==> flow/design.v <==
module values (
    input logic       clk,
    input logic       rst_n,       
    input logic       newframe,   
    input logic [5:0] pixel,       
    input logic [63:0] seed,       
    output logic [7:0] read_data,
    output logic [63:0] debug_grid  
);
    logic [63:0] current_state;
    logic [63:0] next_state;
    logic [31:0] frame_counter;    
    logic update_frame;            
    always_ff @(posedge clk) begin
        if (!rst_n) begin
            current_state <= seed;   
        end else if (newframe) begin
            current_state <= next_state;
        end
    end
    assign debug_grid = current_state;
always_comb begin 
    integer x_offset, y_offset;
    logic [5:0] neighbor_count[64];
    next_state = 64'b0;
    if (newframe) begin
        int neighbor_counter;
        logic [2:0] row;
        logic [2:0] col;
        logic is_alive;
        logic becomes_alive;
        for (int i = 0; i < 64; i++) begin
            neighbor_counter = 0;
            row = i / 8;  
            col = i % 8;   
            for (x_offset = -1; x_offset <= 1; x_offset = x_offset + 1) begin
                for (y_offset = -1; y_offset <= 1; y_offset = y_offset + 1) begin
                    if (!(x_offset == 0 && y_offset == 0)) begin
                        logic [5:0] neighbor_index;
                        logic [2:0] new_row, new_col;
                        if ((row + x_offset >= 0) && (row + x_offset < 8) &&
                            (col + y_offset >= 0) && (col + y_offset < 8)) begin
                            new_row = row + x_offset;
                            new_col = col + y_offset;
                            neighbor_index = new_row * 8 + new_col;
                            if (current_state[neighbor_index]) begin
                                neighbor_counter = neighbor_counter + 1;
                            end
                        end
                        else begin
                            neighbor_index =0;
                            new_row = 0;
                            new_col = 0;
                        end
                    end
                end
            end
            is_alive = current_state[i];
            becomes_alive = (is_alive && (neighbor_counter == 2 || neighbor_counter == 3)) ||
                (!is_alive && (neighbor_counter == 3));
            next_state[i] = becomes_alive;
        end
    end
    else begin
        next_state = current_state;  
        x_offset = 0;
        y_offset = 0;
    end
end
always_comb begin
    if (current_state[pixel]) begin
        read_data = 8'hFF;  
    end else begin
        read_data = 8'h00;  
    end
end
endmodule
module ws2812b(
    input logic clk, 
    input logic rst_n,
    input logic serial_in, 
    input logic transmit, 
    output logic ws2812b_out, 
    output logic shift
);
    localparam IDLE = 1'b0;  
    localparam TRANSMITTING = 1'b1;
    localparam T0_CYCLE_COUNT = 4'd5;
    localparam T1_CYCLE_COUNT = 4'd10;
    localparam MAX_CYCLE_COUNT = 4'd15;
    logic state;
    logic [3:0] cycle_count;
    logic bit_being_sent;
    always_ff @(posedge clk) begin
        if (!rst_n) begin
            state <= IDLE;
            cycle_count <= 4'd0;
            bit_being_sent <= 1'b0;
        end else
        unique case (state)
            IDLE:
                if (transmit == 1'b1) begin
                    state <= TRANSMITTING;  
                    cycle_count <= 4'd0;  
                    bit_being_sent <= serial_in;
                end
            TRANSMITTING:  
                if (transmit == 1'b0) begin
                    state <= IDLE;  
                end
                else if (cycle_count == MAX_CYCLE_COUNT - 1) begin  
                    cycle_count <= 4'd0;
                    bit_being_sent <= serial_in;
                end
                else begin
                    cycle_count <= cycle_count + 1;
                end
        endcase
    end
    always_comb begin
        if (state == TRANSMITTING)
            if (bit_being_sent == 1'b0)  
                ws2812b_out = (cycle_count < T0_CYCLE_COUNT);  
            else
                ws2812b_out = (cycle_count < T1_CYCLE_COUNT);  
        else
            ws2812b_out = 1'b0;  
    end
    assign shift = (state == TRANSMITTING) && (cycle_count == 4'd0);  
endmodule
module controller (
    input logic clk, 
    input logic rst_n,
    output logic load_sreg, 
    output logic transmit_pixel, 
    output logic [5:0] pixel, 
    output logic newframe
);
    localparam TRANSMIT_FRAME       = 1'b0;
    localparam IDLE                 = 1'b1;
    localparam [2:0] READ_CH_VALS   = 3'b001;
    localparam [2:0] LOAD_SREG      = 3'b010;
    localparam [2:0] TRANSMIT_PIXEL = 3'b100;
    localparam [8:0] TRANSMIT_CYCLES    = 9'd360;        
    localparam [19:0] IDLE_CYCLES       = 20'd3600;      
    logic state;
    logic next_state;
    logic [2:0] transmit_phase;
    logic [2:0] next_transmit_phase;
    logic [5:0] pixel_counter;
    logic [5:0] frame_counter;  
    logic [8:0] transmit_counter;
    logic [19:0] idle_counter;
    logic transmit_pixel_done;
    logic idle_done;
    assign transmit_pixel_done = (transmit_counter == TRANSMIT_CYCLES - 1);
    assign idle_done = (idle_counter == IDLE_CYCLES - 1);
    always_ff @(posedge clk) begin
        if (!rst_n) begin
            state <= TRANSMIT_FRAME;
            transmit_phase <= READ_CH_VALS;
        end else begin
            state <= next_state;
            transmit_phase <= next_transmit_phase;
        end
    end
    always_comb begin
        next_state = 1'bx;
        unique case (state)
            TRANSMIT_FRAME:
                if ((pixel_counter == 6'd0) && (transmit_pixel_done))
                    next_state = IDLE;
                else
                    next_state = TRANSMIT_FRAME;
            IDLE:
                if (idle_done)
                    next_state = TRANSMIT_FRAME;
                else
                    next_state = IDLE;
        endcase
    end
    always_comb begin
        next_transmit_phase = READ_CH_VALS;
        if (state == TRANSMIT_FRAME) begin
            case (transmit_phase)
                READ_CH_VALS:
                    next_transmit_phase = LOAD_SREG;
                LOAD_SREG:
                    next_transmit_phase = TRANSMIT_PIXEL;
                TRANSMIT_PIXEL:
                    next_transmit_phase = transmit_pixel_done ? READ_CH_VALS : TRANSMIT_PIXEL;
            endcase
        end
    end
    always_ff @(posedge clk) begin
        if (!rst_n) begin
            pixel_counter <= 6'd63;
        end else if ((state == TRANSMIT_FRAME) && transmit_pixel_done) begin
            pixel_counter <= pixel_counter - 1;
        end
    end
    always_ff @(posedge clk) begin
        if (!rst_n) begin
            newframe <= 1'b0;
            frame_counter <= 6'd0;
        end else if (idle_done) begin
            if (frame_counter == 6'd1) begin
                newframe <= 1'b1;
                frame_counter <= 6'd0;
            end else begin
                newframe <= 1'b0;
                frame_counter <= frame_counter + 6'd1;
            end
        end else begin
            newframe <= 1'b0;
        end
    end
    always_ff @(posedge clk) begin
        if (!rst_n) begin
            transmit_counter <= 9'd0;
        end else if (transmit_phase == TRANSMIT_PIXEL) begin
            transmit_counter <= transmit_counter + 1;
        end
        else begin
            transmit_counter <= 9'd0;
        end
    end
    always_ff @(posedge clk) begin
        if (!rst_n) begin
            idle_counter <= 20'd0;
        end else if (state == IDLE) begin
            idle_counter <= idle_counter + 1;
        end
        else begin
            idle_counter <= 20'd0;
        end
    end
    assign pixel = pixel_counter;
    assign load_sreg = (transmit_phase == LOAD_SREG);
    assign transmit_pixel = (transmit_phase == TRANSMIT_PIXEL);
endmodule
module top(
    input logic     clk, 
    input logic     SW, 
    input logic     BOOT, 
    input logic [63:0] seed,
    output logic    _48b, 
    output logic    _45a
);
    logic [7:0] read_data;
    logic [5:0] pixel;
    logic newframe; 
    logic [23:0] shift_reg;  
    logic load_sreg;
    logic transmit_pixel;
    logic shift; 
    logic ws2812b_out;
    logic [63:0] pixel_control;
    logic [63:0] next_pixel_control;  
    logic [5:0] pixel_index;  
    logic [1:0] flipper;  
    values u1 (
        .clk         (clk), 
        .rst_n       (SW),  
        .newframe    (newframe), 
        .pixel        (pixel),
        .seed        (seed),
        .read_data     (read_data),
        .debug_grid  ()
    );
    ws2812b u4 (  
        .clk            (clk), 
        .rst_n          (SW),
        .serial_in      (shift_reg[23]),  
        .transmit       (transmit_pixel),  
        .ws2812b_out    (ws2812b_out), 
        .shift          (shift)
    );
    controller u5 (
        .clk            (clk), 
        .rst_n          (SW),
        .load_sreg      (load_sreg), 
        .transmit_pixel (transmit_pixel), 
        .pixel          (pixel),  
        .newframe          (newframe)  
    );
    always_ff @(posedge clk) begin
        if (!SW) begin
            flipper = 2'b00;
            shift_reg <= 24'd0;
        end else begin
        if(newframe) begin
            flipper = flipper + 1;
            if (flipper == 2'b11) begin
                flipper = 2'b00;
            end
        end
        if (load_sreg) begin  
            unique case (flipper)
                2'b00:
                    shift_reg <= { read_data, 16'd0 };
                2'b01:
                    shift_reg <= { 8'd0, read_data, 8'd0 };
                2'b10:
                    shift_reg <= { 16'd0, read_data };
                2'b11:  
                    shift_reg <= { 16'd0, read_data };
            endcase
        end
        else if (shift) begin
            shift_reg <= { shift_reg[22:0], 1'b0 }; 
        end
        end
    end
    assign _48b = ws2812b_out;  
    assign _45a = ~ws2812b_out;  
endmodule
# Tool chain data of top
# The steps from the RTL of top to its reports follow in flow order.
# Line numbers count from 1 in the design file above.
# The mark -- stands for no value.
# inputs
top_module,top
clock,clk
lib,sky130hd
corner,tt_025C_1v80

# Word level
# Yosys after proc, flatten, opt, wreduce and memory -nomap, before mapping. Memory bits, and registers merged into a memory's read port (data or address), are not among the register bits. Print and check cells are not counted. Equal cells are merged and count once.
# word_totals
register_bits,142
elab_cells,1732
# op_classes
n_addsub,365
compare,2
n_eq,143
shift,1
mux,870
n_logic,4
reduce_logical,334
# ops
operator,count
32-bit 2-to-1 mux,794
32-bit by 2-bit adder with 32-bit output with constant B,359
32-bit by 3-bit equality test with 1-bit output with constant B,128
1-bit logical AND,131
1-bit logical OR,128
64-bit 2-to-1 mux,2
24-bit parallel mux with 3-bit select,1
1-bit zero test,64
64-bit by 6-bit variable part select with 1-bit output,1
1-bit 2-to-1 mux,58
24-bit 2-to-1 mux,2
20-bit by 1-bit adder with 20-bit output with constant B,1
20-bit by 12-bit equality test with 1-bit output with constant B,1
4-bit 2-to-1 mux,3
9-bit by 1-bit adder with 9-bit output with constant B,1
9-bit equality test with constant B,1
3-bit parallel mux with 3-bit select,1
2-bit AND reduction,4
4-bit parallel mux with 2-bit select,1
8-bit 2-to-1 mux,1
2-bit by 1-bit inequality test with 1-bit output with constant B,3
2-bit equality test with constant B,3
6-bit by 1-bit adder with 6-bit output with constant B,1
6-bit by 1-bit subtractor with 6-bit output with constant B,1
6-bit by 1-bit equality test with 1-bit output with constant B,1
6-bit zero test,1
6-bit 2-to-1 mux,1
2-bit 2-to-1 mux,3
# Not listed: further kinds 18, cells in them 23.

# Longest topological paths
# Longest topological path by Yosys (ltp), each cell counted once; first at word level (registers and memories cut), then after technology mapping (sequential cells cut; the memories' decode and read muxes count).
# depth
ltp_word,29
abc_area,0
depth_mapped,24

# Synthesis result
# The flow's flattened synthesis, as Yosys stat reports it; memories are mapped. The netlist is that of the ABC_AREA named above (0 if unset); the other value can give another one.
# The area totals of this step are shown rounded.
# types
cell_type,count,type_area_um2
sky130_fd_sc_hd__ha_1,348,4.35E+03
sky130_fd_sc_hd__xnor2_1,264,2.31E+03
sky130_fd_sc_hd__edfxtp_1,64,1.92E+03
sky130_fd_sc_hd__xor2_1,181,1585.27
sky130_fd_sc_hd__dfxtp_1,78,1.56E+03
sky130_fd_sc_hd__nand2_1,408,1.53E+03
sky130_fd_sc_hd__nand3_1,163,815.782
sky130_fd_sc_hd__nor2_1,215,807.024
sky130_fd_sc_hd__o21ai_0,160,800.768
sky130_fd_sc_hd__a21oi_1,154,770.739
sky130_fd_sc_hd__mux2_2,67,754.474
sky130_fd_sc_hd__xnor2_2,41,666.89
sky130_fd_sc_hd__inv_1,177,664.387
sky130_fd_sc_hd__mux2i_1,62,620.595
sky130_fd_sc_hd__a31oi_1,80,500.48
sky130_fd_sc_hd__xnor3_1,18,405.389
sky130_fd_sc_hd__mux4_2,14,315.302
sky130_fd_sc_hd__nor3_1,62,310.298
# Not listed: further types 81, cells in them 791.
# mapped
mapped_cells,3347
synth_area_mm2,0.0265
seq_area_mm2,0.00348
flip_flops,142
# By module: a second synthesis without flattening, with its own total; a netlist apart from the flattened one above.
# hier_totals
hier_cells,3331
hier_area_mm2,0.0268
# Each row is one instance without its submodules.
# by_module
mod,instances,n_cells,mod_area_mm2
values,1,2950,0.0232
controller,1,236,0.00209
top,1,105,0.00108
ws2812b,1,40,0.000349

# Path before layout
# OpenSTA on the mapped netlist: ideal clock, no wires. The path of least setup slack (recovery checks aside). Input and output delay are each 20% of the period. Register names are those of the netlist, which keeps one name where synthesis merged equal registers.
# synth_path
path_type,register to register
from,reg u1.current_state[41]
to,reg u1.current_state[49]
tclk_ns,10.0
setup_time_ns,0.149
arrival_time_ns,4.670
path_slack_ns,5.181
path_delay_ns,4.819
driving_pins,24
n_path_buf,2
period_less_setup_slack_ns,4.819
# "path_delay_ns" = arrival - input delay + setup time.
# "driving_pins" counts driving pins, that of a launching flip-flop among them; a cell with two outputs on the path counts twice.
# "period_less_setup_slack_ns" is the clock period less the worst setup slack; recovery checks do not enter. This is arithmetic on one report: input and output delays are still those of the set period (20% each).
# Between the ends stands the longest chain of elaborated cells between them, by number of cells; it is not shown to be the way that was timed. Of several equally long chains one is given.
# Each line given opens the expression or statement behind the cell; cells for indexed reads and writes are added by Yosys, which also makes memories of some case tables.
# synth_between
cell_sequence,sky130_fd_sc_hd__edfxtp_1 -> sky130_fd_sc_hd__clkbuf_1 -> sky130_fd_sc_hd__inv_1 -> sky130_fd_sc_hd__ha_1 -> sky130_fd_sc_hd__buf_4 -> sky130_fd_sc_hd__xor2_4 -> sky130_fd_sc_hd__ha_1 -> sky130_fd_sc_hd__nand2_1 -> sky130_fd_sc_hd__o31ai_1 -> sky130_fd_sc_hd__ha_1 -> sky130_fd_sc_hd__nand2b_1 -> sky130_fd_sc_hd__nand2_1 -> sky130_fd_sc_hd__inv_1 -> sky130_fd_sc_hd__ha_1 -> sky130_fd_sc_hd__a22o_1 -> sky130_fd_sc_hd__ha_1 -> sky130_fd_sc_hd__mux2i_1 -> sky130_fd_sc_hd__inv_1 -> sky130_fd_sc_hd__ha_1 -> sky130_fd_sc_hd__nand2_1 -> sky130_fd_sc_hd__a221o_1 -> sky130_fd_sc_hd__o31a_1 -> sky130_fd_sc_hd__a2111oi_2 -> sky130_fd_sc_hd__a2bb2oi_1
elab_chain_len,26
# synth_rtl
element,line_no,rtl
"start, declared",10,logic [63:0] current_state;
"start, assigned",16,current_state <= seed;
"start, assigned",18,current_state <= next_state;
32-bit 2-to-1 mux,46,if (current_state[neighbor_index]) begin
32-bit 2-to-1 mux,26,if (newframe) begin
32-bit by 2-bit adder with 32-bit output,47,neighbor_counter = neighbor_counter + 1;
32-bit 2-to-1 mux,46,
32-bit 2-to-1 mux,26,
32-bit by 2-bit adder with 32-bit output,47,
32-bit 2-to-1 mux,46,
(+12 left out),--,
32-bit 2-to-1 mux,26,
32-bit by 3-bit equality test with 1-bit output,59,becomes_alive = (is_alive && (neighbor_counter == 2 || neighbor_counter == 3)) ||
1-bit logical OR,59,
1-bit logical AND,59,
1-bit logical OR,59,
64-bit 2-to-1 mux,17,end else if (newframe) begin
64-bit 2-to-1 mux,15,if (!rst_n) begin
"end, assigned",16,
"end, assigned",18,
"end, declared",10,

# Path in the finished layout
# Path of least setup slack in the final report of job 1 (OpenROAD, finished layout, wires in). Where an end is a register, its clock arrival counts in the times.
# layout_path
path_type,register to register
from,reg u1.current_state[40]
to,reg u1.current_state[49]
tclk_ns,6.33
setup_time_ns,0.14
arrival_time_ns,5.62
path_slack_ns,1.06
driving_pins,23
n_path_buf,1
# Between the ends stands the longest chain of elaborated cells between them, by number of cells; it is not shown to be the way that was timed. Of several equally long chains one is given.
# layout_between
cell_sequence,sky130_fd_sc_hd__edfxtp_1 -> sky130_fd_sc_hd__buf_4 -> sky130_fd_sc_hd__clkinv_1 -> sky130_fd_sc_hd__ha_1 -> sky130_fd_sc_hd__xor2_4 -> sky130_fd_sc_hd__ha_1 -> sky130_fd_sc_hd__nand2_1 -> sky130_fd_sc_hd__o31ai_1 -> sky130_fd_sc_hd__ha_1 -> sky130_fd_sc_hd__nand2b_1 -> sky130_fd_sc_hd__nand2_1 -> sky130_fd_sc_hd__inv_1 -> sky130_fd_sc_hd__ha_1 -> sky130_fd_sc_hd__a22o_1 -> sky130_fd_sc_hd__ha_1 -> sky130_fd_sc_hd__mux2i_1 -> sky130_fd_sc_hd__inv_1 -> sky130_fd_sc_hd__ha_1 -> sky130_fd_sc_hd__nand2_1 -> sky130_fd_sc_hd__a221o_1 -> sky130_fd_sc_hd__o31a_1 -> sky130_fd_sc_hd__a2111oi_2 -> sky130_fd_sc_hd__a2bb2oi_1
elab_chain_len,29
# layout_rtl
element,line_no,rtl
"start, declared",10,logic [63:0] current_state;
"start, assigned",16,current_state <= seed;
"start, assigned",18,current_state <= next_state;
1-bit 2-to-1 mux,46,if (current_state[neighbor_index]) begin
32-bit 2-to-1 mux,26,if (newframe) begin
32-bit by 2-bit adder with 32-bit output,47,neighbor_counter = neighbor_counter + 1;
32-bit 2-to-1 mux,46,
32-bit 2-to-1 mux,26,
32-bit by 2-bit adder with 32-bit output,47,
32-bit 2-to-1 mux,46,
(+15 left out),--,
32-bit 2-to-1 mux,26,
32-bit by 3-bit equality test with 1-bit output,59,becomes_alive = (is_alive && (neighbor_counter == 2 || neighbor_counter == 3)) ||
1-bit logical OR,59,
1-bit logical AND,59,
1-bit logical OR,59,
64-bit 2-to-1 mux,17,end else if (newframe) begin
64-bit 2-to-1 mux,15,if (!rst_n) begin
"end, assigned",16,
"end, assigned",18,
"end, declared",10,

## Implementation results

Measured data: module top, platform sky130hd, 2 stored runs of the flow under differing settings, order arbitrary. Input and output delays are each 20% of the period that was set; the output load is 0.01 pF.
"clock_period_reached_ns" means the clock period less the worst setup slack. The figure is calculated, with input and output delays left at 20% of the set period.
"timing.worst_path_ns" is the time allowed to the run's worst setup path (the clock period less input and output delay, where it has them) less its slack. Clock arrival times count: a late capture clock shortens it, a late launch clock lengthens it.
The results are shown rounded.

Job 1, flow files:
==> flow/run.sh <==
#!/bin/bash
# the make line also repeats the synthesis and layout settings of config.mk as NAME=value (left out here)
make -C /OpenROAD-flow-scripts/flow DESIGN_CONFIG=/design/flow/config.mk WORK_HOME=/design/flow/orfs CLKGATE_MAP_FILE= finish
==> flow/config.mk <==
export PLATFORM = sky130hd
export DESIGN_NAME = top
export DESIGN_NICKNAME = top
export VERILOG_FILES = /design/flow/design.v
export SDC_FILE = /design/flow/constraint.sdc
export NUM_CORES = 4
export LEC_CHECK = 0
export CAP_MARGIN = 20
export CORE_MARGIN = 2
export CORE_UTILIZATION = 40
export SLEW_MARGIN = 20
==> flow/constraint.sdc <==
create_clock -name core_clock -period 6.33 [get_ports {clk}]
set_input_delay 1.2660 -clock core_clock [delete_from_list [all_inputs] [get_ports {clk}]]
set_output_delay 1.2660 -clock core_clock [all_outputs]
set_load 0.01 [all_outputs]

==> results of job 1, as CSV <==
result,value
worst_hold_slack_ns,0.414
post_synth_area_mm2,0.0265
timing.worst_path_ns,5.27
worstPathKind,"register to register"
clock_period_reached_ns,5.271
final_util_pct,43.3
final_die_area_mm2,0.0682
total_negative_slack_ns,0.000
stdcell_area_mm2,0.0284
worstSetupSlack_ns,1.06

Job 2, flow files:
==> flow/run.sh <==
#!/bin/bash
# the make line also repeats the synthesis and layout settings of config.mk as NAME=value (left out here)
make -C /OpenROAD-flow-scripts/flow DESIGN_CONFIG=/design/flow/config.mk WORK_HOME=/design/flow/orfs CLKGATE_MAP_FILE= finish
==> flow/config.mk <==
export PLATFORM = sky130hd
export DESIGN_NAME = top
export DESIGN_NICKNAME = top
export VERILOG_FILES = /design/flow/design.v
export SDC_FILE = /design/flow/constraint.sdc
export NUM_CORES = 4
export LEC_CHECK = 0
export CAP_MARGIN = 20
export CELL_PAD_IN_SITES_DETAIL_PLACEMENT = 1
export CORE_MARGIN = 10
export CORE_UTILIZATION = 40
export CTS_CLUSTER_DIAMETER = 227
export GPL_TIMING_DRIVEN = 0
export HOLD_SLACK_MARGIN = 0.21
export MAX_ROUTING_LAYER = met4
export SETUP_SLACK_MARGIN = -0.32
export SLEW_MARGIN = 20
export TNS_END_PERCENT = 50
==> flow/constraint.sdc <==
create_clock -name core_clock -period 10.0 [get_ports {clk}]
set_input_delay 2.0000 -clock core_clock [delete_from_list [all_inputs] [get_ports {clk}]]
set_output_delay 2.0000 -clock core_clock [all_outputs]
set_load 0.01 [all_outputs]

==> results of job 2, as CSV <==
result,value
worst_hold_slack_ns,0.428
post_synth_area_mm2,0.0265
timing.worst_path_ns,5.91
worstPathKind,"register to register"
clock_period_reached_ns,5.912
final_util_pct,44.0
final_die_area_mm2,0.0768
total_negative_slack_ns,0.000
stdcell_area_mm2,0.0289
worstSetupSlack_ns,4.09
